==> flow/design.v <==
`timescale 1ns / 1ps
module SHIFT #
(
	parameter SPI_LEN = 4'd8 
) 
 (
  input Clk,
  input SckWr, 
  input SckRd, 
  input Rst,   
  input IsLoad,
  input [SPI_LEN-1:0] DataIn, 
  input SftIn, 
  input SftEn, 
  output SftOut, 
  output reg [SPI_LEN-1:0]DataOut 
  );
  reg [SPI_LEN-1:0] DataInt; 
  assign SftOut=DataInt[7];  
  always @( posedge Clk )
    if( !Rst )begin 
		DataInt <= 0;
		DataOut <= 0;
	 end
	 else if(IsLoad ) DataInt <= DataIn; 
    else if( SftEn ) begin
		if(SckWr) DataInt <= { DataInt [SPI_LEN-2:0], 1'b0 }; 
		if(SckRd) DataOut <= { DataOut [SPI_LEN-2:0], SftIn };
    end
endmodule
`timescale 1ns / 1ps
module spi #
(
parameter SPI_LEN = 4'd8, 
parameter SPI_DIV = 4'd1  
) 
(
Clk,Rst,Sck,Mosi,Miso,RdData,WrData,IsSta,IsDone
);  
input  Clk; 
input  Rst; 
output Sck;  
output Mosi;
input  Miso;
output [SPI_LEN -1:0] RdData;
input  [SPI_LEN -1:0] WrData;
input  IsSta; 
output IsDone;
reg  [1:0] SckState;  
reg  s; 
reg  SckEn;  
reg  IsDone; 
reg  [6:0]SckC;  
reg  [3:0]BitC;  
wire SftOut; 
reg  Sck,SckD1;
wire SckUp,SckNp;
assign SckUp=Sck&&(!SckD1);
assign SckNp=!Sck&&(SckD1);
always @(posedge Clk) if(!Rst) SckD1 <= 1'b0; else SckD1 <= Sck;
always @(posedge Clk)
if(!Rst) BitC <= 4'd0; else
if(SckEn && SckUp) BitC <= BitC + 1'b1; else if(BitC == SPI_LEN) BitC<=4'd0;
assign Mosi=  SftOut ; 
always @(posedge Clk)
if(!Rst)begin
		s<=1'b0; IsDone <= 1'b0; SckEn <= 1'b0;
end
else begin 
		case(s)
		0:  
		begin IsDone <= 1'b0; SckEn <= 1'b0; if( IsSta )s<= 1'b1; end
		1: 
		begin  
		SckEn<=1'b1; if(BitC == SPI_LEN)begin SckEn <= 1'b0; IsDone <= 1'b1; s <= 1'b0;end
		end
		endcase
end
always @(posedge Clk)
if(!Rst)begin SckC <= 7'd0; Sck <= 1'b0; SckState <= 2'd0;end
else begin
		case( SckState )
		0: 
		begin SckC <= 7'd0; Sck <= 1'd0; if( SckEn ) SckState <= 2; end
		1:
		begin 
		Sck <= 1'b1; if( SckC >= SPI_DIV ) begin SckState <= 2; SckC <= 7'd0; end else SckC <= SckC + 1'b1;
		end
		2: 
		begin 
		Sck <= 1'b0;
		if( SckC >= SPI_DIV ) begin  SckC<=7'd0; if( SckEn ) SckState <= 1; else SckState <= 0; end 
		else SckC <= SckC + 1'b1; 
		end
		endcase
end
wire  IsSpiLd;
assign IsSpiLd = IsSta;
			SHIFT#
				(
					.SPI_LEN(SPI_LEN)  
				)
			SHIFT_INST
				( 
					.Clk(Clk), 
					.Rst(Rst),
					.SckWr(SckNp),
					.SckRd(SckUp),
					.IsLoad(IsSpiLd), 
					.DataIn(WrData), 
					.SftIn(Miso), 
					.SftEn(SckEn),  
					.SftOut(SftOut), 
					.DataOut(RdData) 
				 );
endmodule
`timescale 1ns / 1ps
`timescale 1ns / 1ps
module display(clk,rst_n,Sftclk,Lchclk,SDout,Srst_n,Dpy0,Dpy1,Dpy2,Dpy3);
input clk;
input rst_n;
output Sftclk;
output Lchclk;
output SDout;
output Srst_n;
input  [3:0]Dpy0;
input  [3:0]Dpy1;
input  [3:0]Dpy2;
input  [3:0]Dpy3;
parameter 
		zero = 8'b1100_0000,
		one  = 8'b1111_1001,
		two  = 8'b1010_0100,
		three= 8'b1011_0000,
		four = 8'b1001_1001,
		five = 8'b1001_0010,
		six  = 8'b1000_0010,
		seven= 8'b1111_1000,
		eight= 8'b1000_0000,
		nine = 8'b1001_0000;
parameter 
		IDLE =0,
		BYT0 =1,
		BYT0W=2,
		BYT1 =3,
		BYT1W=4;
reg Lchclk;
reg Srst_n;
reg rdy;
reg IsSta;
reg [7:0]WrData;
reg [2:0]s;
reg [2:0]Dpy_n;
reg [3:0]dp;
reg [3:0]data;
reg [7:0]dat;
wire IsDone;
wire [7:0] RdData;
always @(posedge clk or negedge rst_n)begin
	if(!rst_n)begin 
		IsSta <= 1'b0; s<= 1'b0; Lchclk <= 1'b0; Srst_n <= 1'b0;
		rdy <= 1'b0; WrData <= 8'd0;
	end
	else begin
		case(s)
		0 : 
		begin IsSta <= 0; s <= 3'd1; rdy <=0; Srst_n <= 1; end  
		1,2:  
		s <= s + 1'b1;
		3:    
		begin WrData <= dp; IsSta <= 1; Srst_n <=1; s <= 4; Lchclk <= 0;end 
		4:   
		begin IsSta <=0; if( IsDone ) begin s <= 5; Lchclk <= 0; end end   
		5 :   
		begin WrData <= dat ;IsSta <= 1;s <= 6; end     
		6:   
		begin IsSta <=0; if( IsDone ) begin s <= 0; Lchclk <= 1;rdy <= 1;end end
	endcase
	end
end
always @(posedge clk or negedge rst_n) begin
	if(!rst_n)
		Dpy_n <= 3'd0;
	else begin 
			if( rdy ) begin Dpy_n <= Dpy_n + 3'd1; 
			if( Dpy_n == 3'd3 ) Dpy_n <= 3'd0; end	
	end
end
always @( posedge clk or negedge rst_n)begin
		if(!rst_n) begin data <= 4'd0; dp <= 4'd0; end
		else
			case ( Dpy_n ) 
			0:
			begin data <= Dpy0;dp <= 4'b1000;end
			1:
			begin data <= Dpy1;dp <= 4'b0100;end
			2:
			begin data <= Dpy2;dp <= 4'b0010;end
			3:
			begin data <= Dpy3;dp <= 4'b0001;end
			endcase
end
always @(posedge clk or negedge rst_n)begin
		if(!rst_n) dat <= 8'd0;
		else
			case( data ) 
				0: dat <= zero; 
				1: dat <= one;
				2: dat <= two;
				3: dat <= three;
				4: dat <= four;
				5: dat <= five;
				6: dat <= six;
				7: dat <= seven;
				8: dat <= eight;
				9: dat <= nine;
			endcase
end
localparam SPI_LEN =4'd8;
localparam SPI_DIV =4'd1;
spi#(
	.SPI_LEN(SPI_LEN), 
	.SPI_DIV(SPI_DIV)
)
hc595x2(
				.Clk(clk),
				.Rst(rst_n),
				.Sck(Sftclk),
				.Mosi(SDout),
				.Miso(1'b0),
				.RdData(RdData),
				.WrData(WrData),
				.IsSta(IsSta),
				.IsDone(IsDone)
				);
endmodule
module binary2bcd(
      clk,
      rst_n,
      binary,
      state_en,
		refresh,
		BCD
);
parameter   b_length      = 10;
parameter   bcd_len       = 16;
parameter   idle              = 5'b00001;
parameter   shift             = 5'b00010;
parameter   wait_judge   = 5'b00100;
parameter   judge           = 5'b01000;
parameter   add_3          = 5'b10000;
input       clk;
input       rst_n;
input    [b_length-1:0]  binary;
input      state_en;
input refresh;
output reg [bcd_len-1:0]  BCD;
reg  [b_length-1:0]  reg_binary;     
reg  [3:0]    bcd0, bcd1, bcd2, bcd3;
reg  [3:0]    shift_time;                    
reg   [5:0]    c_state, n_state;
reg      add3_en;
reg      change_done;
reg refresh_r;
always@(posedge clk or negedge rst_n)
begin
        if(!rst_n)
              refresh_r <= 1'b0;
       else if(refresh)
             refresh_r <= 1'b1;
end
always@(posedge clk or negedge rst_n)
begin
        if(!rst_n)
              c_state <= idle;
       else
             c_state <= n_state;
end
always@(posedge clk or negedge rst_n)
begin
       if(!rst_n)
                  n_state <= idle;
       else
               case(n_state)
					idle:begin
                               if((binary!=0)&&(state_en == 1'b1)&&(refresh_r == 1'b1))
                                       n_state <= shift;
                              else
                                      n_state <= idle;
                          end
					shift: n_state <= wait_judge;
					wait_judge: begin
										if(change_done==1'b1)
                                    n_state <= idle;
                              else
                                    n_state <= judge;
									end
               judge:begin   
									 if(add3_en)
												n_state <= add_3;
									 else
												n_state <= shift;
                          end
               add_3:begin
                                 n_state <= shift;
                           end
               default: n_state <= idle;  
              endcase
end
always@(posedge clk or negedge rst_n)
begin
         if(!rst_n)
                  begin
                          shift_time  <= 4'b0;
                          change_done <= 1'b0;
                          add3_en  <= 1'b0;
                          reg_binary <= 0;
                          bcd0 <= 4'b0;
                          bcd1 <= 4'b0;
                          bcd2 <= 4'b0;
                          bcd3 <= 4'b0;
                          BCD <= 0;
                 end
         else
           case(n_state)
           idle:begin
                          shift_time <= b_length;
                          reg_binary <= binary;
                          bcd2     <= 4'b0;
                          bcd1     <= 4'b0;
                          bcd0     <= 4'b0;
								  bcd3 <= 4'd0;
                  end
          shift:begin 
                      {bcd3,bcd2,bcd1,bcd0,reg_binary} <= {bcd3,bcd2,bcd1,bcd0,reg_binary}<<1;
                      shift_time <= shift_time-1;
                      if(shift_time==1)     change_done <= 1'b1;
                      else                       change_done <= 1'b0;    
                 end
  wait_judge:begin
                       if((bcd3>=4'd5)||(bcd2>=4'd5)||(bcd1>=4'd5)||(bcd0>=4'd5))
                               add3_en <= 1;
                       else
                               add3_en <= 0;
                      if(change_done==1)   BCD <= {bcd3,bcd2,bcd1,bcd0};
                    end
        judge:  add3_en <= 0;
       add_3: begin
							  if(bcd3 >= 4'd5) bcd3 <= bcd3 + 4'b0011; else bcd3 <= bcd3;
                       if(bcd2>=4'd5) bcd2 <= bcd2 + 4'b0011; else bcd2 <= bcd2;
                       if(bcd1>=4'd5) bcd1 <= bcd1 + 4'b0011; else bcd1 <= bcd1;
                       if(bcd0>=4'd5) bcd0 <= bcd0 + 4'b0011; else bcd0 <= bcd0;
                   end
      default: begin
                           change_done <= 1'b0;
                           add3_en  <= 1'b0;
                  end
           endcase
        end
endmodule
`timescale 1ns / 1ps
module segment_driver(
    input clk,
    input rst_n,
	 input refresh,
	 input[9:0] bin,
	 output Sftclk,
	 output Lchclk,
	 output SDout
    );
wire[15:0] bcd_out;
binary2bcd my_binary2bcd(	.clk(clk),
									.rst_n(rst_n),
									.state_en(1'b1),
									.refresh(refresh),
									.binary(bin),
									.BCD(bcd_out));
display dpy_rssi(	.clk(clk),
						.rst_n(rst_n),
						.Dpy0(bcd_out[3:0]),
						.Dpy1(bcd_out[7:4]),
						.Dpy2(bcd_out[11:8]),
						.Dpy3(bcd_out[15:12]),
						.Sftclk(Sftclk),
						.Lchclk(Lchclk),
						.SDout(SDout));
endmodule
`timescale 1ns / 1ps
module speed_select(clk,rst_n,bps_start,clk_bps,uart_ctrl);
input[2:0] uart_ctrl;
input clk;	 
input rst_n;	
input bps_start;	
output clk_bps;	 
parameter 	bps9600 		= 5208,	 
			 	bps19200 	= 2604,	 
				bps38400 	= 1302,	 
				bps57600 	= 868,	 
				bps115200	= 434;	 
parameter 	bps9600_2 	    = 2604,
				bps19200_2	= 1302,
				bps38400_2	= 651,
				bps57600_2	= 434,
				bps115200_2 = 217;  
reg[12:0] bps_para;	
reg[12:0] bps_para_2;	
reg[12:0] cnt;			
reg clk_bps_r;			
wire[2:0] uart_ctrl_r = uart_ctrl;	 
always @ (posedge clk or negedge rst_n) begin
	if(!rst_n) begin 
			bps_para <= 13'd0;
			bps_para_2 <= 13'd0;	
		end
	else  begin
			case (uart_ctrl_r)	
				3'd0:	begin
						bps_para <= bps9600;
						bps_para_2 <= bps9600_2;
						end
				3'd1:	begin
						bps_para <= bps19200;
						bps_para_2 <= bps19200_2;
						end
				3'd2:	begin
						bps_para <= bps38400;
						bps_para_2 <= bps38400_2;
						end
				3'd3:	begin
						bps_para <= bps57600;
						bps_para_2 <= bps57600_2;
						end
				3'd4:	begin
						bps_para <= bps115200;
						bps_para_2 <= bps115200_2;
						end
				default:begin
				        bps_para <= bps9600;
						bps_para_2 <= bps9600_2;
						end
				endcase
		end
end
always @ (posedge clk or negedge rst_n)
	if(!rst_n) cnt <= 13'd0;
	else if(cnt<bps_para && bps_start) cnt <= cnt+1'b1;	
	else cnt <= 13'd0;
always @ (posedge clk or negedge rst_n)
	if(!rst_n) clk_bps_r <= 1'b0;
	else if(cnt==bps_para_2 && bps_start) clk_bps_r <= 1'b1;	 
	else clk_bps_r <= 1'b0;
assign clk_bps = clk_bps_r;
endmodule
module uart_rx(
				clk,rst_n,
				rs232_rx,rx_data,rx_int,
				clk_bps,bps_start
			);
input clk;		
input rst_n;	
input rs232_rx;	
input clk_bps;	
output reg bps_start;	
output[7:0] rx_data;	
output reg rx_int;	
reg rs232_rx0,rs232_rx1,rs232_rx2,rs232_rx3;	
wire neg_rs232_rx;	
always @ (posedge clk or negedge rst_n) 
	if(!rst_n) begin
		rs232_rx0 <= 1'b0;
		rs232_rx1 <= 1'b0;
		rs232_rx2 <= 1'b0;
		rs232_rx3 <= 1'b0;
	end
	else begin
		rs232_rx0 <= rs232_rx;
		rs232_rx1 <= rs232_rx0;
		rs232_rx2 <= rs232_rx1;
		rs232_rx3 <= rs232_rx2;
	end
assign neg_rs232_rx = rs232_rx3 & rs232_rx2 & ~rs232_rx1 & ~rs232_rx0;
reg[3:0] num;	
always @ (posedge clk or negedge rst_n)
	if(!rst_n) bps_start <= 1'b0;
	else if(!bps_start && neg_rs232_rx) bps_start <= 1'b1;	
	else if((num == 4'd9) && clk_bps) bps_start <= 1'b0;	
reg[7:0] rx_temp_data;	
always @ (posedge clk or negedge rst_n)
	if(!rst_n) begin
		rx_temp_data <= 8'd0;
		num <= 4'd0;
		rx_int <= 1'b0;
	end
	else if(bps_start) begin	
		if(clk_bps) begin		
			if(num < 4'd9) begin
				num <= num+1'b1;
				rx_int <= 1'b0;	
			end
			else begin
				num <= 4'd0;			
				rx_int <= 1'b1;			
			end
			case (num)
				4'd1: rx_temp_data[0] <= rs232_rx;	
				4'd2: rx_temp_data[1] <= rs232_rx;	
				4'd3: rx_temp_data[2] <= rs232_rx;	
				4'd4: rx_temp_data[3] <= rs232_rx;	
				4'd5: rx_temp_data[4] <= rs232_rx;	
				4'd6: rx_temp_data[5] <= rs232_rx;	
				4'd7: rx_temp_data[6] <= rs232_rx;	
				4'd8: rx_temp_data[7] <= rs232_rx;	
				default: ;
			endcase
		end
		else rx_int <= 1'b0;
	end
	else rx_int <= 1'b0;
assign rx_data = rx_temp_data;	
endmodule
`timescale 1ns / 1ps
module uart_tx(clk,rst_n,clk_bps,rx_data,rx_int,rs232_tx,bps_start);
input clk;		 
input rst_n;	
input clk_bps;		 
input[7:0] rx_data;	
input rx_int;		 
output rs232_tx;	 
output bps_start;	
reg rx_int0,rx_int1,rx_int2;	 
wire neg_rx_int;	 
always @ (posedge clk or negedge rst_n) begin
	if(!rst_n) begin
			rx_int0 <= 1'b0;
			rx_int1 <= 1'b0;
			rx_int2 <= 1'b0;
		end
	else begin
			rx_int0 <= rx_int;
			rx_int1 <= rx_int0;
			rx_int2 <= rx_int1;
		end
end
assign neg_rx_int =  ~rx_int1 & rx_int2;	 
reg[7:0] tx_data;	
reg bps_start_r;
reg tx_en;	
reg[3:0] num;
always @ (posedge clk or negedge rst_n) begin
	if(!rst_n) begin
			bps_start_r <= 1'b0;
			tx_en <= 1'b0;
			tx_data <= 8'd0;
		end
	else if(neg_rx_int) begin	
			bps_start_r <= 1'b1;
			tx_data <= rx_data;	
			tx_en <= 1'b1;		
		end
	else if(num==4'd11) begin	
			bps_start_r <= 1'b0;
			tx_en <= 1'b0;
		end
end
assign bps_start = bps_start_r;
reg rs232_tx_r;
always @ (posedge clk or negedge rst_n) begin
	if(!rst_n) begin
			num <= 4'd0;
			rs232_tx_r <= 1'b1;
		end
	else if(tx_en) begin
			if(clk_bps)	begin
					num <= num+1'b1;
					case (num)
						4'd0:	rs232_tx_r <= 1'b0; 	
						4'd1:	rs232_tx_r <= tx_data[0];	 
						4'd2:	rs232_tx_r <= tx_data[1];	 
						4'd3: rs232_tx_r <= tx_data[2];	 
						4'd4: rs232_tx_r <= tx_data[3];	 
						4'd5: rs232_tx_r <= tx_data[4];	 
						4'd6: rs232_tx_r <= tx_data[5];	 
						4'd7:	rs232_tx_r <= tx_data[6];	 
						4'd8: rs232_tx_r <= tx_data[7];	 
						4'd9: rs232_tx_r <= 1'b1;	
					 	default: rs232_tx_r <= 1'b1;
						endcase
				end
			else if(num==4'd11) num <= 4'd0;	
		end
end
assign rs232_tx = rs232_tx_r;
endmodule
`timescale 1ns / 1ps
module my_uart(clk,rst_n,rs232_rx,rs232_tx,tx_in,rx_out,rx_over,tx_write);
input clk;	 
input rst_n;	
input rs232_rx;	 
input[7:0] tx_in; 
input tx_write;   
output rs232_tx;	 
output[7:0] rx_out; 
output rx_over;     
wire bps_start_rx;	
wire clk_bps_rx;		 
speed_select		speed_rx(	.clk(clk),	
										.rst_n(rst_n),
										.bps_start(bps_start_rx),
										.clk_bps(clk_bps_rx),
										.uart_ctrl(3'd4)
										);
uart_rx			uart_rx(		.clk(clk),
									.rst_n(rst_n),
									.rs232_rx(rs232_rx),
									.clk_bps(clk_bps_rx),
									.bps_start(bps_start_rx),
									.rx_data(rx_out),
									.rx_int(rx_over)
									);
wire bps_start_tx;	
wire clk_bps_tx;		 
speed_select		speed_tx(	.clk(clk),	
										.rst_n(rst_n),
										.bps_start(bps_start_tx),
										.clk_bps(clk_bps_tx),
										.uart_ctrl(3'd4)
										);
uart_tx			uart_tx(		.clk(clk),
									.rst_n(rst_n),
									.clk_bps(clk_bps_tx),
									.rx_data(tx_in),
									.rx_int(~tx_write),
									.rs232_tx(rs232_tx),
									.bps_start(bps_start_tx)
									);
endmodule
`timescale 1ns / 1ps
module controller(
    input clk,
    input rst_n,
    input [7:0] rx_out,		 
    input rx_over,			 
	 input [7:0] recv_in,	 
	 input recv_write,	 
    output [7:0] tx_in,	 
    output tx_write,		 
	 output recv_ce,		 
	 output recv_rst,		 
	 output [7:0] scode,	 
	 output scode_rdy,	 
	 output [7:0]level	 
    );
parameter CMD_RESET = 1;
parameter CMD_ON = 2;
parameter CMD_OFF = 3;
parameter CMD_STATUS = 4;
parameter CMD_SILENCE = 5;
parameter CMD_LEVEL = 6;
parameter STATE_IDLE = 0;
parameter STATE_RESET = 1;
parameter STATE_ON = 2;
parameter STATE_OFF = 3;
parameter STATE_STATUS = 4;
parameter STATE_SILENCE = 5;
parameter STATE_RETURN = 6;
parameter STATE_LEVEL = 7;
reg rx_over_r;
wire rx_over_pos;
always @ (posedge clk or negedge rst_n) begin
	if(!rst_n) begin
		rx_over_r <= 1'b0;
		end
	else begin
		rx_over_r <= rx_over;
		end
end
assign rx_over_pos = ~rx_over_r & rx_over;
reg recv_en;	
reg ctr_out;	
reg recv_rst_r;	
reg[3:0] para_cnt;	
reg[7:0] para_buf;
reg[15:0] out_cnt;
reg[3:0] state;
reg[3:0] state_r;
reg[7:0] level_r;
reg[7:0] scode_r;
reg scode_rdy_r;
reg[7:0] tx_in_r;		
reg tx_write_r;
always @ (posedge clk or negedge rst_n) begin
	if(!rst_n) begin
		recv_en <= 1'b0;
		ctr_out <= 1'b0;
		recv_rst_r <= 1'b1;
		level_r <= 8'd100;
		para_cnt <= 4'd0;
		para_buf <= 8'd0;
		out_cnt <= 16'd0;
		state <= STATE_IDLE;
		tx_in_r <= 8'd0;
		tx_write_r <= 1'b0;
		scode_r <= 8'd0;
		scode_rdy_r <= 1'd0;
		end
	else begin
		case(state)
			STATE_IDLE: begin
				if (rx_over_pos) begin
					case(rx_out)
						CMD_RESET: begin  
							state <= STATE_RESET;
							end
						CMD_ON: begin
							state <= STATE_ON;
							end
						CMD_OFF: begin
							state <= STATE_OFF;
							end
						CMD_STATUS: begin
							out_cnt <= 16'd20000;
							state <= STATE_STATUS;
							end
						CMD_SILENCE: state <= STATE_SILENCE;
						CMD_LEVEL: state <= STATE_LEVEL;
						default: state <= STATE_RETURN;
						endcase
					end
				end
			STATE_RESET: begin
					scode_r <= 8'd0;
					scode_rdy_r <= 1'b1;
					recv_rst_r <= 1'b0;
					state <= STATE_RETURN;
				end
			STATE_ON: begin
					scode_r <= 8'd1;
					scode_rdy_r <= 1'b1;
					recv_en <= 1'b1;
					state <= STATE_RETURN;
				end
			STATE_OFF: begin
					scode_r <= 8'd2;
					scode_rdy_r <= 1'd1;
					recv_en <= 1'b0;
					state <= STATE_RETURN;
				end
			STATE_STATUS: begin
					ctr_out <= 1'b1;
					out_cnt <= out_cnt - 16'd1;
					if (out_cnt == 16'd20000) tx_write_r <= 1'b0;
					else if (out_cnt == 16'd19998) begin
							tx_in_r <= {6'd0, recv_en, ctr_out};
							tx_write_r <= 1'b1;
						end
					else if (out_cnt == 16'd10008) begin
							tx_write_r <= 1'b0;
						end
					else if (out_cnt == 16'd9998) begin
							tx_in_r <= level_r;
							tx_write_r <= 1'b1;
						end
					else if (out_cnt == 16'd0)state <= STATE_RETURN;
				end
			STATE_SILENCE: begin
					if (rx_over_pos) begin
						para_buf <= rx_out;
						state <= STATE_RETURN;
					end else
						state <= STATE_SILENCE;
				end
			STATE_LEVEL: begin
					if (rx_over_pos) begin
						scode_r <= rx_out;
						scode_rdy_r <= 1'd1;
						level_r <= rx_out;
						state <= STATE_RETURN;
					end else
						state <= STATE_LEVEL;
				end
			STATE_RETURN: begin
					case(state_r)
						STATE_RESET: begin
								recv_rst_r <= 1'b1;
								state <= STATE_RETURN;
							end
						STATE_ON: begin
								ctr_out <= 1'b1;
								if (recv_en == 1'b1) tx_in_r <= 8'd1;
								else tx_in_r <= 8'd2;
								tx_write_r <= 1'b1;
								state <= STATE_RETURN;
							end
						STATE_OFF: begin
								ctr_out <= 1'b1;
								if (recv_en == 1'b0) tx_in_r <= 8'd1;
								else tx_in_r <= 8'd2;
								tx_write_r <= 1'b1;
								state <= STATE_RETURN;
							end
						STATE_STATUS: begin	 
								if (recv_en == 1'b1) tx_in_r <= 8'd1;
								else tx_in_r <= 8'd2;
								tx_write_r <= 1'b1;
								state <= STATE_RETURN;
							end
						STATE_SILENCE: begin
								if (para_buf == 8'd1) ctr_out <= 1'b1;
								else ctr_out <= 1'b0;
								state <= STATE_RETURN;
							end
						STATE_LEVEL: begin
								tx_in_r <= 8'd1;
								tx_write_r <= 1'b1;
								state <= STATE_RETURN;
							end
						STATE_RETURN: begin
								tx_write_r <= 1'b0;
								scode_rdy_r <= 1'd0;
								state <= STATE_IDLE;
							end
					endcase
				end
			default:	state <= STATE_IDLE;
		endcase
	end
end
always @ (posedge clk or negedge rst_n) begin
	if(!rst_n) begin
		state_r <= STATE_IDLE;
		end
	else begin
		state_r <= state;
		end
end
assign tx_in = ctr_out ? tx_in_r : recv_in;
assign tx_write = ctr_out ? tx_write_r : recv_write;
assign recv_rst = recv_rst_r;
assign recv_ce = recv_en;
assign scode = scode_r;
assign scode_rdy = scode_rdy_r;
assign level = level_r;
endmodule
`timescale 1ns / 1ps
module ad_driver(
    input clk,
    input ce,
    input rst_n,
    input[7:0] din,
    output clk_out,
	 output reg[7:0] dout,
    output ready
    );
reg[3:0] cnt;
always@(posedge clk or negedge rst_n)begin
	if (!rst_n)	cnt <= 4'd0;
	else if (ce)	cnt <= cnt + 4'd1;
end
reg clk_r;
always@(posedge clk or negedge rst_n)begin
	if (!rst_n) begin
		clk_r <= 1'b0;
	end
	else if (ce) begin
		if (cnt == 7)	clk_r <= 1'b1;
		else if (cnt == 15) clk_r <= 1'b0;
	end
end
reg rdy;
always@(posedge clk or negedge rst_n)begin
	if (!rst_n) begin
		dout <= 0;
		rdy <= 1'b0;
	end
	else if (ce) begin
		if (cnt == 8'd10) begin
			dout <= din;
			rdy <= 1'b1;
		end
		else rdy <= 1'b0;
	end
end
assign ready = rdy;
assign clk_out = clk_r;
endmodule
`timescale 1ns / 1ps
module manchester(
    input [15:0] din,
    output [7:0] dout
    );
assign dout[7] = din[15] & (~din[14]);
assign dout[6] = din[13] & (~din[12]);
assign dout[5] = din[11] & (~din[10]);
assign dout[4] = din[9] & (~din[8]);
assign dout[3] = din[7] & (~din[6]);
assign dout[2] = din[5] & (~din[4]);
assign dout[1] = din[3] & (~din[2]);
assign dout[0] = din[1] & (~din[0]);
endmodule
`timescale 1ns / 1ps
module get_data(
	input clk,
    input ce,
   input rst_n,
	input bin,
	input ben,
   output [15:0] uid,
	output [7:0] zid,
	output [7:0] cnt,
	output [7:0] ftype,
   output drdy
   );
parameter HEAD = 4'b1100;
parameter TAIL = 4'b0011;
reg[87:0] bbuf;
always @ (posedge clk or negedge rst_n)
	if(!rst_n) bbuf <= 0;
	else if (ce) begin
	 if (ben) bbuf <= {bbuf[86:0], bin};
	end
wire[15:0] uid_m;
manchester huid_manchester(	.din(bbuf[83:68]),
										.dout(uid_m[15:8]));
manchester luid_manchester(	.din(bbuf[67:52]),
										.dout(uid_m[7:0]));
wire[7:0] zid_m;
manchester zid_manchester(	.din(bbuf[51:36]),
									.dout(zid_m));
wire[7:0] cnt_m;
manchester cnt_manchester(	.din(bbuf[19:4]),
									.dout(cnt_m));
wire[7:0] type_m;
manchester type_manchester(	.din(bbuf[35:20]),
										.dout(type_m));
reg[15:0] uid_r;
reg[7:0] zid_r;
reg[7:0] cnt_r;
reg[7:0] type_r;
reg drdy_r;
always @ (posedge clk or negedge rst_n) begin
	if(!rst_n) begin
		uid_r <= 0;
		zid_r <= 0;
		cnt_r <= 0;
		type_r <= 0;
		drdy_r <= 0;
	end
	else if (ce) begin
	 if (ben) begin
		if ((bbuf[87:84] == HEAD) && (bbuf[3:0] == TAIL)) begin
			uid_r <= uid_m;
			zid_r <= zid_m;
			cnt_r <= cnt_m;
			type_r <= type_m;
			drdy_r <= 1'b1;
		end
	end 
	else drdy_r <= 1'b0;
	end
end
assign uid = uid_r;
assign zid = zid_r;
assign cnt = cnt_r;
assign ftype = type_r;
assign drdy = drdy_r;
endmodule
`timescale 1ns / 1ps
module get_rssi(
	input clk,
    input ce,
   input rst_n,
   input [7:0] din,
   input den,
	input bin,
	input ben,
   output [7:0] dout,
   output drdy
   );
parameter IDLE = 0;
parameter CAL = 1;
parameter OUT = 2;
reg[255:0] d_buf;
always @ (posedge clk or negedge rst_n)
	if(!rst_n) d_buf <= 0;
	else if (ce) begin
	 if(den) d_buf <= {d_buf[247:0], din[7:0]};
	end
wire[7:0] d_delay;
assign d_delay = d_buf[255:248];
reg[1:0] state;
reg[15:0] sum;
reg aver_rdy;
always @ (posedge clk or negedge rst_n) begin
	if(!rst_n) begin
		state <= IDLE;
		sum <= 0;
		aver_rdy <= 1'b0;
	end
	else if (ce) begin
	 begin
		case(state)
			IDLE: begin
				aver_rdy <= 1'b0;
				if (den) begin
					sum <= sum - d_delay;
					state <= CAL;
					end
				else state <= IDLE;
				end
			CAL: begin
				sum <= sum + din;
				aver_rdy <= 1'b1;
				state <= IDLE;
				end
			OUT: begin
				state <= IDLE;
				end
			default: state <= IDLE;
		endcase
	end
	end
end
reg[7:0] aver;
always @ (posedge clk or negedge rst_n)
	if(!rst_n) aver <= 0;
	else if (ce) begin
	 if(aver_rdy) aver <= sum[13:6];
	end
reg[7:0] llv;
always @ (posedge clk or negedge rst_n)
	if(!rst_n) llv <= 0;
	else if (ce) begin
	 if(ben == 1 && bin == 0) llv <= aver;
	end
reg[7:0] hlv;
always @ (posedge clk or negedge rst_n)
	if(!rst_n) hlv <= 0;
	else if (ce) begin
	 if(ben == 1 && bin == 1) hlv <= aver;
	end
reg ben_r;
always @ (posedge clk or negedge rst_n)
	if(!rst_n) ben_r <= 1'b0;
	else if (ce) begin
	 ben_r <= ben;
	end
reg[7:0] rssi;
reg rssi_rdy;
always @ (posedge clk or negedge rst_n)
	if(!rst_n) begin
		rssi <= 0;
		rssi_rdy <= 1'b0;
	end
	else if (ce) begin
	 if(ben_r && bin == 1) begin
		rssi <= hlv - llv;
		rssi_rdy <= 1'b1;
	end
	else rssi_rdy <= 1'b0;
	end
reg[511:0] rssi_buf;
always @ (posedge clk or negedge rst_n)
	if(!rst_n) rssi_buf <= 0;
	else if (ce) begin
	 if(rssi_rdy) rssi_buf <= {rssi_buf[503:0], rssi[7:0]};
	end
wire[7:0] rssi_delay;
assign rssi_delay = rssi_buf[511:504];
reg[1:0] rstate;
reg[15:0] rsum;
reg rssi_aver_rdy;
always @ (posedge clk or negedge rst_n) begin
	if(!rst_n) begin
		rstate <= IDLE;
		rsum <= 0;
		rssi_aver_rdy <= 1'b0;
	end
	else if (ce) begin
	 begin
		case(rstate)
			IDLE: begin
				rssi_aver_rdy <= 1'b0;
				if (rssi_rdy) begin
					rsum <= rsum - rssi_delay;
					rstate <= CAL;
					end
				else rstate <= IDLE;
				end
			CAL: begin
				rsum <= rsum + rssi;
				rssi_aver_rdy <= 1'b1;
				rstate <= IDLE;
				end
			OUT: begin
				rssi_aver_rdy <= 1'b1;
				rstate <= IDLE;
				end
			default: rstate <= IDLE;
		endcase
	end
	end
end
wire[7:0] rssi_aver;
assign rssi_aver = rsum[14:7];
assign dout = rssi_aver;
assign drdy = rssi_aver_rdy;
endmodule
`timescale 1ns / 1ps
module frame_out(
    input clk,
    input ce,
	 input rst_n,
    input [15:0] uid,
    input [7:0] zid,
    input [7:0] cnt,
    input [7:0] ftype,
    input [7:0] rssi,
	 input den,
    output [7:0] dout,
    output drdy
    );
parameter HEAD = 8'hCA;
parameter TAIL = 8'hFE;
parameter O_DURTION = 6000;
reg trans_start;
wire trans_start_pos;
reg[20:0] ocnt;
reg[3:0] fcnt;
always @ (posedge clk or negedge rst_n)
	if(!rst_n) trans_start <= 0;
	else if (ce) begin
	 if (den) trans_start <= 1;
	else if (fcnt > 7) trans_start <= 0;
	end
reg[63:0] frame_buf;
always @ (posedge clk or negedge rst_n)
	if(!rst_n) frame_buf <= 0;
	else if (ce) begin
	 if (trans_start_pos) frame_buf[63:0] <= {HEAD[7:0], uid[15:0], zid[7:0], cnt[7:0], ftype[7:0], rssi[7:0], 8'hFE};
	else if (ocnt == O_DURTION && trans_start == 1) frame_buf[63:0] <= {frame_buf[55:0], 8'd0};
	end
reg trans_start_r;
always @ (posedge clk or negedge rst_n)
	if(!rst_n) trans_start_r <= 0;
	else if (ce) begin
	 trans_start_r <= trans_start;
	end
assign trans_start_pos = trans_start & (~trans_start_r);
always @ (posedge clk or negedge rst_n)
	if(!rst_n) ocnt <= 0;
	else if (ce) begin
	 if (trans_start_pos) ocnt <= 0;
	else if (trans_start == 1)begin
		if (ocnt < O_DURTION) ocnt <= ocnt + 1;
		else ocnt <= 0;
		end
	else ocnt <= 0;
	end
always @ (posedge clk or negedge rst_n)
	if(!rst_n) fcnt <= 0;
	else if (ce) begin
	 if (trans_start_pos) fcnt <= 0;
	else if (trans_start == 1)begin
		if (ocnt == O_DURTION) fcnt <= fcnt + 1;
		end
	else fcnt <= 0;
	end
reg[7:0] dout_r;
reg drdy_r;
always @ (posedge clk or negedge rst_n) begin
	if(!rst_n) begin
		dout_r <= 0;
		drdy_r <= 1'b0;
	end
	else if (ce) begin
	 if (trans_start == 1 && ocnt == 50) begin
		dout_r <= frame_buf[63:56];
		drdy_r <= 1'b1;
	end
	else drdy_r <= 1'b0;
	end
end
assign dout = dout_r;
assign drdy = drdy_r;
endmodule
`timescale 1ns / 1ps
module Num_creat(rst,ahead,behind,Num);
input rst,ahead,behind;
output [3:0] Num; 
reg [3:0] Num;
parameter N=4'b1000;
always @(ahead or behind)
		begin
			case({ahead,behind})
				2'b10:		Num = N+4'b0001;
				2'b01: 		Num = N-4'b0001;
				default: 	Num = N;
			endcase
		end
endmodule
`timescale 1ns / 1ps
module Loop_Filter(rst,ahead_in,behind_in,ahead_out,behind_out);
input rst,ahead_in,behind_in;
output ahead_out,behind_out;
assign ahead_out = ahead_in;
assign behind_out = behind_in;
endmodule
`timescale 1ns / 1ps
module phase_detector(rst,clk,clk_pe,clk_ne,clk_low1,ppmdata,Num_in,enable,ahead,behind); 
input rst,clk,clk_pe,clk_ne,clk_low1,enable,ppmdata;
input [3:0] Num_in;
output ahead,behind;
parameter N = 4'b1000;
reg[3:0] adder,count_num,adder_mid,adder_mid_ahead;
reg add_permit,ahead_mid,behind_mid;
reg firstbit;
always @(posedge clk or negedge rst)
begin
	if(!rst)
		begin
			add_permit <= 1'b0;
			count_num <= 4'b0000;
			adder <= 4'b0000;
			adder_mid <= N/2;
			adder_mid_ahead <=N/2;
			firstbit <= 1'b0;
		end
	else if (clk_pe)
		begin
			if(enable && Num_in == N)
				begin	
					adder_mid_ahead <= adder_mid;
					add_permit <= 1'b1;
					count_num <= count_num + 4'b0001;
					firstbit <= ppmdata;
					adder <= adder + {1'b0,1'b0,1'b0,ppmdata};
				end
			if(!enable && Num_in == N && add_permit)
				begin
					if(count_num == N-4'b0001)
						begin
							count_num <= 4'b0000;
							adder_mid <= adder + {1'b0,1'b0,1'b0,ppmdata};
							adder <= 4'b0000;
						end
					else
						begin
							count_num <=count_num +4'b0001;
							adder <= adder + {1'b0,1'b0,1'b0,ppmdata};
						end
				end
			else if(Num_in != N)
				begin
					firstbit <= ppmdata;
					add_permit <= 1'b0;
					count_num <= 4'b0000;
					adder <= 4'b0000;
					adder_mid <= N/2;
					firstbit <= 1'b0;
				end
		end
end
always @(posedge clk or negedge rst)
begin
	if(!rst)
		begin
			ahead_mid <= 1'b0;
			behind_mid <= 1'b0;
		end
	else if (clk_ne)
		begin
			if(enable && Num_in == N)
				begin
					if((adder_mid < N/2 && !firstbit && adder_mid >0)||(adder_mid > N/2 && adder_mid < N && firstbit))
						begin
							ahead_mid <= 1'b1 ;
							behind_mid <= 1'b0;
						end
					else if((adder_mid < N/2 && adder_mid >0 && firstbit)||(adder_mid > N/2 && adder_mid <N && !firstbit))	
						begin
							ahead_mid <= 1'b0;
							behind_mid <= 1'b1 ;
						end
					else if(adder_mid == N )
						begin
							if(adder_mid_ahead == 0)
								begin
									ahead_mid <= 1'b1 ;
									behind_mid <= 1'b0 ;
								end
							else
								begin
									ahead_mid <= ahead_mid ;
									behind_mid <= behind_mid ;
								end
						end
					else if(adder_mid ==0)
						begin
							if(adder_mid_ahead == N)
								begin
									ahead_mid <= 1'b1 ;
									behind_mid <= 1'b0 ;
								end
							else
								begin
									ahead_mid <= ahead_mid ;
									behind_mid <= behind_mid ;
								end
						end	
					else
						begin	
							ahead_mid <= 1'b0 ;
							behind_mid <= 1'b0 ;
						end
				end
			else
				begin
					ahead_mid <= 1'b0 ;
					behind_mid <= 1'b0 ;					
				end
		end
end
assign ahead = ahead_mid & enable;
assign behind = behind_mid &enable;
endmodule		
`timescale 1ns / 1ps
module clock_devide(rst,Num,clk,clk_pe,enable,clk_low);
input rst,clk,clk_pe;
input[3:0] Num;
output enable,clk_low;
reg enable,clk_low1;
reg[3:0] counter;
reg[3:0] Num_here;
wire clk_low;
parameter N=4'b1000;
assign clk_low=~clk_low1;
always @(posedge clk or negedge rst)
begin
	if(!rst)
		begin
			enable <= 1'b0;
			counter <= 4'b0000;
			clk_low1 <= 1'b0;
			Num_here <= N;
		end
	else if (clk_pe)
		begin
			counter <= counter + 4'b0001;
			case(counter)
				4'b0000:
					begin
						clk_low1 <= ~clk_low1;
						Num_here <= Num;
						enable <= 1'b0;
					end
				N/2:
					begin
						clk_low1 <= ~clk_low1;
					end
				Num_here-4'b0001:
					begin
						enable <= 1'b1;
						counter <= 4'b0000;
					end
				default:	;
			endcase
		end
end
endmodule
`timescale 1ns / 1ps
module bit_synchronize(rst,clk,clk_pe,clk_ne,ppmdata,clk_low); 
input clk,clk_pe,clk_ne,ppmdata,rst;
output clk_low;
wire[3:0] Num;
wire clk_low1 = 1'b0;
wire enable,ahead,behind,ahead_final,behind_final; 
phase_detector 	U1(rst,clk,clk_pe,clk_ne,clk_low1,ppmdata,Num,enable,ahead,behind); 
Loop_Filter  	U2(rst,ahead,behind,ahead_final,behind_final);
Num_creat		U3(rst,ahead_final,behind_final,Num);
clock_devide	U4(rst,Num,clk,clk_pe,enable,clk_low);
endmodule
`timescale 1ns / 1ps
module get_bit(
    input clk,
    input ce,
    input rst_n,
    input din,
    output reg dout,
    output reg drdy
    );
parameter BPS = 125_000;
parameter BPS_CNT = 50000000/2/BPS/8;
reg[199:0] din_r;
always @ (posedge clk or negedge rst_n)
	if(!rst_n) din_r <= 0;
	else if (ce) begin
	 din_r <= {din_r[198:0], din};
	end
reg clk_8th;		
reg[21:0] cnt;
always @ (posedge clk or negedge rst_n) begin
	if(!rst_n) begin
			clk_8th <= 1'b0;
			cnt <= 22'd0;
		end
	else if (ce) begin
	 begin
		if(cnt == BPS_CNT)	begin
			clk_8th <= ~clk_8th;
			cnt <= 22'd0;
		end
		else begin
			cnt <= cnt + 22'd1;
		end
	end
	end
end
wire syn_out;
wire clk_tick = ce && (cnt == BPS_CNT);
wire clk_pe = clk_tick && !clk_8th;
wire clk_ne = clk_tick && clk_8th;
bit_synchronize bit_syn(.clk(clk),
								.clk_pe(clk_pe),
								.clk_ne(clk_ne),
								.rst(rst_n),
								.ppmdata(din),
								.clk_low(syn_out));
reg syn_out_buf;
always @ (posedge clk or negedge rst_n) begin
	if(!rst_n) begin
		syn_out_buf <=  1'b0;
	end
	else if (ce) begin
	 begin
		syn_out_buf <=  syn_out;
	end
	end
end
wire syn_neg;
assign syn_neg = ~syn_out & syn_out_buf;
always @ (posedge clk or negedge rst_n) begin
	if(!rst_n) begin
		dout <= 1'b0;
		drdy <= 1'b0;
	end
	else if (ce) begin
	 begin
		if(syn_neg) begin
			dout <= din;
			drdy <= 1'b1;
		end
		else begin
			drdy <= 1'b0;
		end
	end
	end
end
endmodule
`timescale 1ns / 1ps
module receiver(
    input clk,
    input ce,
    input rst_n,
	 input [7:0] level,
    input [7:0] din,
    input den,
    output [7:0] dout,
    output drdy,
	 output test1,
	 output test2
    );
parameter IDLE = 0;
parameter CAL = 1;
parameter OUT = 2;
wire bdata;
assign bdata = (din > level) ? 1'b1 : 1'b0;
wire bout;
wire brdy;
get_bit get_bit(	.clk(clk),
				.ce(ce),
				.rst_n(rst_n),
				.din(bdata),
				.dout(bout),
				.drdy(brdy));
wire [7:0] rssi;
wire rssi_rdy;
get_rssi get_rssi(	.clk(clk),
				.ce(ce),
							.rst_n(rst_n),
							.din(din),
							.den(den),
							.bin(bout),
							.ben(brdy),
							.dout(rssi),
							.drdy(rssi_rdy));
wire[15:0] uid;
wire[7:0] zid;
wire[7:0] cnt;
wire[7:0] ftype;
wire data_rdy;
get_data get_data(	.clk(clk),
				.ce(ce),
							.rst_n(rst_n),
							.bin(bout),
							.ben(brdy),
							.uid(uid),
							.zid(zid),
							.cnt(cnt),
							.ftype(ftype),
							.drdy(data_rdy));
reg[20:0] data_rdy_r;
always @ (posedge clk or negedge rst_n)
	if (!rst_n) data_rdy_r <= 0;
	else if (ce) begin
	 data_rdy_r <= {data_rdy_r[19:0], data_rdy};
	end
frame_out frame_out(	.clk(clk),
				.ce(ce),
							.rst_n(rst_n),
							.uid(uid),
							.zid(zid),
							.cnt(cnt),
							.ftype(ftype),
							.rssi(rssi),
							.den(data_rdy_r[8]),
							.dout(dout),
							.drdy(drdy));				
assign test1 = bdata;
assign test2 = brdy;
endmodule
`timescale 1ns / 1ps
module apollo_top(
	input clk,
   input rst_n,
	input rs232_rx,	 
	output rs232_tx,	 
	input[7:0] in_ad_data,
	output out_ad_clk,
	output Sftclk,
	output Lchclk,
	output SDout,
	output test1,
	output test2
    );
wire[7:0] tx_in;
wire tx_write;
wire[7:0] rx_out;
wire rx_over;
my_uart	uart(	.clk(clk),
					.rst_n(rst_n),
					.rs232_rx(rs232_rx),
					.rs232_tx(rs232_tx),
					.tx_in(tx_in),
					.tx_write(tx_write),
					.rx_out(rx_out),
					.rx_over(rx_over)
					);
wire[7:0] recv_in;
wire recv_write;
wire recv_en;
wire recv_rst;
wire [7:0] scode;
wire scode_rdy;
wire [7:0] level;
controller controller(	.clk(clk),
								.rst_n(rst_n),
								.rx_out(rx_out),
								.rx_over(rx_over),
								.recv_in(recv_in),
								.recv_write(recv_write),
								.tx_in(tx_in),
								.tx_write(tx_write),
								.recv_ce(recv_en),
								.recv_rst(recv_rst),
								.scode(scode),
								.scode_rdy(scode_rdy),
								.level(level)
								);
segment_driver segment(	.clk(clk),
								.rst_n(rst_n),
								.bin({2'b00, scode}),
								.refresh(scode_rdy),
								.Sftclk(Sftclk),
								.Lchclk(Lchclk),
								.SDout(SDout));
wire[7:0] ad_data_in;
wire ad_data_rdy;
wire recv_rst_n = rst_n & recv_rst;
ad_driver ad_driver(	.clk(clk),
							.ce(recv_en),
							.rst_n(recv_rst_n),
							.din(in_ad_data),
							.clk_out(out_ad_clk),
							.dout(ad_data_in),
							.ready(ad_data_rdy));
receiver receiver(	.clk(clk),
							.ce(recv_en),
							.rst_n(recv_rst_n),
							.level(level),
							.din(ad_data_in),
							.den(ad_data_rdy),
							.dout(recv_in),
							.drdy(recv_write),
							.test1(test1),
							.test2(test2));
endmodule
# Tool chain data of apollo_top
# Each step is given for the RTL above and for the edited RTL.
# Lines under "before" count in the file above, lines under "after" in the edited file.
# "delta": "after" minus "before" as printed here.
# Operators: Yosys type, input widths -> output width; for muxes data width and select width s.
# The mark -- stands for no value.
[design] top_module="apollo_top" clock_port="clk" lib="sky130hd" lib_corner="tt_025C_1v80"

# Diff
# Unified diff, file above to edited file.
# This change comes from a script, not from a designer. The edited design behaves differently; no optimisation was intended.
# begin of diff
@@ -1054,5 +1054,5 @@
 	else if (ce) begin
 	 if(ben_r && bin == 1) begin
-		rssi <= hlv - llv;
+		rssi <= hlv ^ llv;
 		rssi_rdy <= 1'b1;
 	end
# end of diff

# Word-level counts
# Counts by Yosys on the flattened word-level netlist (proc, flatten, opt, wreduce; memories kept). Register bits leave out memories and registers merged into their read ports (data or address). Print and check cells are left out.
[bits] item="regBits" before=1387 after=1387 delta=0
[bits] item="input_bits" before=11 after=11 delta=0
[bits] item="elab_cells" before=711 after=711 delta=0
[op_classes] item="addsub" before=27 after=26 delta=-1
[op_classes] item="compare" before=15 after=15 delta=0
[op_classes] item="eq_ne" before=125 after=125 delta=0
[op_classes] item="mux" before=171 after=171 delta=0
[op_classes] item="logic" before=101 after=102 delta=1
[op_classes] item="reduce_logical" before=155 after=155 delta=0
[op_table] cell="$sub 8x8->8" before=1 after=0 delta=-1
[op_table] cell="$xor 8x8->8" before=0 after=1 delta=1
[op_table] cell="$mux 1" before=63 after=63 delta=0
[op_table] cell="$not 1->1" before=51 after=51 delta=0
[op_table] cell="$and 1x1->1" before=50 after=50 delta=0
[op_table] cell="$reduce_and 2->1" before=36 after=36 delta=0
[op_table] cell="$mux 4" before=32 after=32 delta=0
[op_table] cell="$logic_and 1x1->1" before=29 after=29 delta=0
[op_table] cell="$eq 4x3->1 const B" before=23 after=23 delta=0
[op_table] cell="$reduce_bool 2->1" before=22 after=22 delta=0
[op_table] cell="$reduce_and 3->1" before=19 after=19 delta=0
[op_table] cell="$pmux 1 s2" before=16 after=16 delta=0
[op_table] cell="$eq 4x4->1 const B" before=13 after=13 delta=0
[op_table] cell="$ne 2x2->1 const B" before=13 after=13 delta=0
[op_table] cell="$eq 4x2->1 const B" before=11 after=11 delta=0
[op_table] cell="$ne 2x1->1 const B" before=11 after=11 delta=0
[op_table] cell="$mux 8" before=9 after=9 delta=0
[op_table] cell="$add 4x1->4 const B" before=7 after=7 delta=0
[op_table] cell="$mux 2" before=7 after=7 delta=0
[op_table] cell="$reduce_or 2->1" before=7 after=7 delta=0
[op_table] cell="$eq 4x1->1 const B" before=6 after=6 delta=0
[op_table] cell="$logic_not 1->1" before=6 after=6 delta=0
[op_table] cell="$logic_not 4->1" before=6 after=6 delta=0
[op_table] cell="$logic_or 1x1->1" before=5 after=5 delta=0
[op_table] cell="$reduce_bool 3->1" before=5 after=5 delta=0
[op_table] cell="$add 4x2->4 const B" before=4 after=4 delta=0
[op_table] cell="$eq 2x1->1 const B" before=4 after=4 delta=0
[op_table] cell="$eq 3x2->1 const B" before=4 after=4 delta=0
# The list need not be complete.

# Logic depth
# Depth = most cells in a row (Yosys ltp): at word level without a register or memory, in the mapped netlist without a sequential cell, where the memories' decode and read muxes count.
[depth] item="ltp_word" before=8 after=8 delta=0
[depth] item="ABC_AREA" before="0" after="0"
[depth] item="mapped_depth" before=13 after=13 delta=0

# Netlist
# The flow's flattened synthesis, as Yosys stat reports it; memories are mapped. The netlist is that of the ABC_AREA named above (0 if unset); the other value can give another one.
[mapped] item="cell_count" before=4423 after=4372 delta=-51
[mapped] item="mapped_area_um2" before=57009.7 after=56590.5 delta=-419.2
[mapped] item="seqArea_um2" before=34312.9 after=34312.9 delta=0.0
[mapped] item="ff_cells" before=1376 after=1376 delta=0
[mapped] item="buffers" before=193 after=192 delta=-1
[types] cell_type="sky130_fd_sc_hd__nor2_1" before=179 after=201 delta=22
[types] cell_type="sky130_fd_sc_hd__inv_1" before=102 after=83 delta=-19
[types] cell_type="sky130_fd_sc_hd__nor3_1" before=31 after=45 delta=14
[types] cell_type="sky130_fd_sc_hd__nand3_1" before=73 after=61 delta=-12
[types] cell_type="sky130_fd_sc_hd__nand4_1" before=17 after=29 delta=12
[types] cell_type="sky130_fd_sc_hd__o21ai_0" before=240 after=231 delta=-9
[types] cell_type="sky130_fd_sc_hd__a21oi_1" before=95 after=86 delta=-9
[types] cell_type="sky130_fd_sc_hd__xor2_1" before=50 after=59 delta=9
[types] cell_type="sky130_fd_sc_hd__a211oi_1" before=7 after=16 delta=9
[types] cell_type="sky130_fd_sc_hd__mux2_2" before=947 after=939 delta=-8
[types] cell_type="sky130_fd_sc_hd__nand2_1" before=425 after=417 delta=-8
[types] cell_type="sky130_fd_sc_hd__ha_1" before=107 after=100 delta=-7
[types] cell_type="sky130_fd_sc_hd__nor4_1" before=24 after=17 delta=-7
[types] cell_type="sky130_fd_sc_hd__and3_1" before=22 after=15 delta=-7
[types] cell_type="sky130_fd_sc_hd__a221o_1" before=1 after=8 delta=7
[types] cell_type="sky130_fd_sc_hd__nand2b_1" before=77 after=71 delta=-6
[types] cell_type="sky130_fd_sc_hd__xnor2_1" before=61 after=55 delta=-6
[types] cell_type="sky130_fd_sc_hd__a22oi_1" before=20 after=14 delta=-6
# The list need not be complete.
# By module: a second synthesis without flattening, with its own total; a netlist apart from the flattened one above.
[hier_totals] item="hier_cells" before=5726 after=4593 delta=-1133
[hier_totals] item="area_unflattened_um2" before=61134.9 after=60638.2 delta=-496.7
# Each row is one instance without its submodules.
[modules_before] module="get_rssi" n_inst=1 cells=3220 mod_area_um2=33195.6 mod_seq_area_um2=20947.6
[modules_before] module="get_data" n_inst=1 cells=277 mod_area_um2=4805.9 mod_seq_area_um2=3228.1
[modules_before] module="frame_out" n_inst=1 cells=478 mod_area_um2=4718.3 mod_seq_area_um2=2327.2
[modules_before] module="controller" n_inst=1 cells=318 mod_area_um2=3234.4 mod_seq_area_um2=1506.4
[modules_before] module="speed_select" n_inst=2 cells=152 mod_area_um2=1521.5 mod_seq_area_um2=650.6
[modules_before] module="binary2bcd" n_inst=1 cells=264 mod_area_um2=2686.3 mod_seq_area_um2=1352.5
[modules_before] module="display" n_inst=1 cells=172 mod_area_um2=1711.6 mod_seq_area_um2=850.8
[modules_before] module="get_bit" n_inst=1 cells=119 mod_area_um2=1290.0 mod_seq_area_um2=650.6
[modules_before] module="phase_detector" n_inst=1 cells=98 mod_area_um2=1088.5 mod_seq_area_um2=503.0
[modules_before] module="spi (SPI_LEN=8, SPI_DIV=1)" n_inst=1 cells=91 mod_area_um2=827.0 mod_seq_area_um2=380.4
[modules_before] module="uart_tx" n_inst=1 cells=62 mod_area_um2=793.3 mod_seq_area_um2=426.7
[modules_before] module="uart_rx" n_inst=1 cells=63 mod_area_um2=783.3 mod_seq_area_um2=450.4
[modules_before] module="SHIFT (SPI_LEN=8)" n_inst=1 cells=71 mod_area_um2=643.1 mod_seq_area_um2=320.3
[modules_before] module="ad_driver" n_inst=1 cells=39 mod_area_um2=581.8 mod_seq_area_um2=350.3
# before: Further modules, not shown: 9.
[modules_after] module="get_rssi" n_inst=1 cells=2087 mod_area_um2=32698.9 mod_seq_area_um2=20947.6
[modules_after] module="get_data" n_inst=1 cells=277 mod_area_um2=4805.9 mod_seq_area_um2=3228.1
[modules_after] module="frame_out" n_inst=1 cells=478 mod_area_um2=4718.3 mod_seq_area_um2=2327.2
[modules_after] module="controller" n_inst=1 cells=318 mod_area_um2=3234.4 mod_seq_area_um2=1506.4
[modules_after] module="speed_select" n_inst=2 cells=152 mod_area_um2=1521.5 mod_seq_area_um2=650.6
[modules_after] module="binary2bcd" n_inst=1 cells=264 mod_area_um2=2686.3 mod_seq_area_um2=1352.5
[modules_after] module="display" n_inst=1 cells=172 mod_area_um2=1711.6 mod_seq_area_um2=850.8
[modules_after] module="get_bit" n_inst=1 cells=119 mod_area_um2=1290.0 mod_seq_area_um2=650.6
[modules_after] module="phase_detector" n_inst=1 cells=98 mod_area_um2=1088.5 mod_seq_area_um2=503.0
[modules_after] module="spi (SPI_LEN=8, SPI_DIV=1)" n_inst=1 cells=91 mod_area_um2=827.0 mod_seq_area_um2=380.4
[modules_after] module="uart_tx" n_inst=1 cells=62 mod_area_um2=793.3 mod_seq_area_um2=426.7
[modules_after] module="uart_rx" n_inst=1 cells=63 mod_area_um2=783.3 mod_seq_area_um2=450.4
[modules_after] module="SHIFT (SPI_LEN=8)" n_inst=1 cells=71 mod_area_um2=643.1 mod_seq_area_um2=320.3
[modules_after] module="ad_driver" n_inst=1 cells=39 mod_area_um2=581.8 mod_seq_area_um2=350.3
# after: Further modules, not shown: 9.

# Worst setup path after synthesis
# Path of least setup slack by OpenSTA after synthesis, without wires, with an ideal clock, recovery checks aside; 20% of the period is set as input and as output delay. Where synthesis merged equal registers, the netlist keeps one of their names.
[synth_path] item="path_type" before="flip-flop to output port" after="flip-flop to output port"
[synth_path] item="from" before="register controller.level_r[5]" after="register controller.level_r[5]"
[synth_path] item="to" before="output port test1" after="output port test1"
[synth_path] item="tclk_ns" before=20.0 after=20.0 delta=0.0
[synth_path] item="output_delay_ns" before=4.000 after=4.000 delta=0.000
[synth_path] item="arrival_time_ns" before=1.417 after=1.422 delta=0.005
[synth_path] item="t_required_ns" before=16.000 after=16.000 delta=0.000
[synth_path] item="path_slack_ns" before=14.583 after=14.578 delta=-0.005
[synth_path] item="delay_ns" before=1.417 after=1.422 delta=0.005
[synth_path] item="stages" before=7 after=7 delta=0
[synth_path] item="path_buffers" before=0 after=0 delta=0
[synth_path] item="period_less_setup_slack_ns" before=5.417 after=5.422 delta=0.005
# "delay_ns" is the arrival time less input delay plus setup time.
# A path that ends at an output port has no setup time.
# "stages": output pins that drive a net of the path, with the launching flip-flop's if there is one; two outputs of one cell count as two.
# "period_less_setup_slack_ns" is the clock period less the worst setup slack; recovery checks do not enter. This is arithmetic on one report: input and output delays are still those of the set period (20% each).
# Between the ends stands the longest chain of elaborated cells between them, by number of cells; it is not shown to be the way that was timed. Of several equally long chains one is given.
# Each line given opens the expression or statement behind the cell; cells for indexed reads and writes are added by Yosys, which also makes memories of some case tables.
[synth_between_before] path_cell_list="sky130_fd_sc_hd__dfstp_2 > sky130_fd_sc_hd__inv_1 > sky130_fd_sc_hd__ha_1 > sky130_fd_sc_hd__a21o_1 > sky130_fd_sc_hd__a21o_1 > sky130_fd_sc_hd__a21oi_1 > sky130_fd_sc_hd__a21oi_1" elab_chain_len=2 cells_between=2 lines_between=1
[synth_lines_before] item="start, declared" line=686 rtl="reg[7:0] level_r;"
[synth_lines_before] item="start, assigned" line=696 rtl="level_r <= 8'd100;"
[synth_lines_before] item="start, assigned" line=776 rtl="level_r <= rx_out;"
[synth_lines_before] item="$gt 8x8->1" line=1476 rtl="assign bdata = (din > level) ? 1'b1 : 1'b0;"
[synth_lines_before] item="$mux 1" line=1476
[synth_lines_before] item="end, declared" line=1542 rtl="output test1,"
[synth_between_after] path_cell_list="sky130_fd_sc_hd__dfstp_2 > sky130_fd_sc_hd__inv_1 > sky130_fd_sc_hd__ha_1 > sky130_fd_sc_hd__a21o_1 > sky130_fd_sc_hd__a21o_1 > sky130_fd_sc_hd__a21oi_1 > sky130_fd_sc_hd__a21oi_1" elab_chain_len=2 cells_between=2 lines_between=1
[synth_lines_after] item="start, declared" line=686 rtl="reg[7:0] level_r;"
[synth_lines_after] item="start, assigned" line=696 rtl="level_r <= 8'd100;"
[synth_lines_after] item="start, assigned" line=776 rtl="level_r <= rx_out;"
[synth_lines_after] item="$gt 8x8->1" line=1476 rtl="assign bdata = (din > level) ? 1'b1 : 1'b0;"
[synth_lines_after] item="$mux 1" line=1476
[synth_lines_after] item="end, declared" line=1542 rtl="output test1,"

# Worst path after layout
# Path of least setup slack in the final report of each run of set A (OpenROAD, finished layout, wires in). Where an end is a register, its clock arrival counts in the times.
[layout_path] item="path_type" before="flip-flop to output port" after="flip-flop to output port"
[layout_path] item="from" before="register controller.level_r[5]" after="register controller.level_r[6]"
[layout_path] item="to" before="output port test1" after="output port test1"
[layout_path] item="tclk_ns" before=8.78 after=8.78 delta=0.00
[layout_path] item="output_delay_ns" before=1.76 after=1.76 delta=0.00
[layout_path] item="arrival_time_ns" before=2.85 after=3.11 delta=0.26
[layout_path] item="t_required_ns" before=7.02 after=7.02 delta=0.00
[layout_path] item="path_slack_ns" before=4.17 after=3.91 delta=-0.26
[layout_path] item="stages" before=9 after=7 delta=-2
[layout_path] item="path_buffers" before=2 after=1 delta=-1
# Between the ends stands the longest chain of elaborated cells between them, by number of cells; it is not shown to be the way that was timed. Of several equally long chains one is given.
[layout_between_before] path_cell_list="sky130_fd_sc_hd__dfstp_2 > sky130_fd_sc_hd__inv_1 > sky130_fd_sc_hd__ha_1 > sky130_fd_sc_hd__a21o_1 > sky130_fd_sc_hd__a21o_1 > sky130_fd_sc_hd__a21oi_1 > sky130_fd_sc_hd__a21oi_1 > sky130_fd_sc_hd__buf_4 > sky130_fd_sc_hd__clkdlybuf4s50_1" elab_chain_len=2 cells_between=2 lines_between=1
[layout_lines_before] item="start, declared" line=686 rtl="reg[7:0] level_r;"
[layout_lines_before] item="start, assigned" line=696 rtl="level_r <= 8'd100;"
[layout_lines_before] item="start, assigned" line=776 rtl="level_r <= rx_out;"
[layout_lines_before] item="$gt 8x8->1" line=1476 rtl="assign bdata = (din > level) ? 1'b1 : 1'b0;"
[layout_lines_before] item="$mux 1" line=1476
[layout_lines_before] item="end, declared" line=1542 rtl="output test1,"
[layout_between_after] path_cell_list="sky130_fd_sc_hd__dfstp_2 > sky130_fd_sc_hd__inv_1 > sky130_fd_sc_hd__ha_1 > sky130_fd_sc_hd__nand4_1 > sky130_fd_sc_hd__o21bai_1 > sky130_fd_sc_hd__a21oi_1 > sky130_fd_sc_hd__clkdlybuf4s50_1" elab_chain_len=2 cells_between=2 lines_between=1
[layout_lines_after] item="start, declared" line=686 rtl="reg[7:0] level_r;"
[layout_lines_after] item="start, assigned" line=696 rtl="level_r <= 8'd100;"
[layout_lines_after] item="start, assigned" line=776 rtl="level_r <= rx_out;"
[layout_lines_after] item="$gt 8x8->1" line=1476 rtl="assign bdata = (din > level) ? 1'b1 : 1'b0;"
[layout_lines_after] item="$mux 1" line=1476
[layout_lines_after] item="end, declared" line=1542 rtl="output test1,"

# Layout results
# Both versions went through the flow (Yosys, OpenROAD) with the same settings in each pair. Constraints: input delay and output delay 20% of the set period each, output load 0.01 pF.
[flow_settings_set_A] CELL_PAD_IN_SITES_DETAIL_PLACEMENT=1 CELL_PAD_IN_SITES_GLOBAL_PLACEMENT=2 CORE_UTILIZATION=46 MIN_ROUTING_LAYER="met1" PLACE_DENSITY_LB_ADDON=0.3 SLEW_MARGIN=30 period_ns=8.78 CAP_MARGIN=20 CORE_MARGIN=2
[measured_set_A] item="yosys.chip_area_um2" before=57009.7 after=56590.5 delta=-419.2
[measured_set_A] item="final_die_area_um2" before=126764.0 after=125844.0 delta=-920.0
[measured_set_A] item="layout_stdcell_area_um2" before=63882.5 after=63547.2 delta=-335.3
[measured_set_A] item="post_route_util_pct" before=51.8 after=52.1 delta=0.3
[measured_set_A] item="setup_worst_slack_ns" before=4.172 after=3.913 delta=-0.259
[measured_set_A] item="timing.setup.tns_ns" before=0.000 after=0.000 delta=0.000
[measured_set_A] item="fin_hold_ws_ns" before=0.368 after=0.354 delta=-0.014
[measured_set_A] item="power_w" before=0.012722 after=0.012648 delta=-0.000074
[measured_set_A] item="period_reached_ns" before=4.608 after=4.867 delta=0.259
# "period_reached_ns" = clock period - worst setup slack. The figure is calculated, with input and output delays left at 20% of the set period.
# "power_w": no workload was simulated; the value follows from the tool's default switching activity.
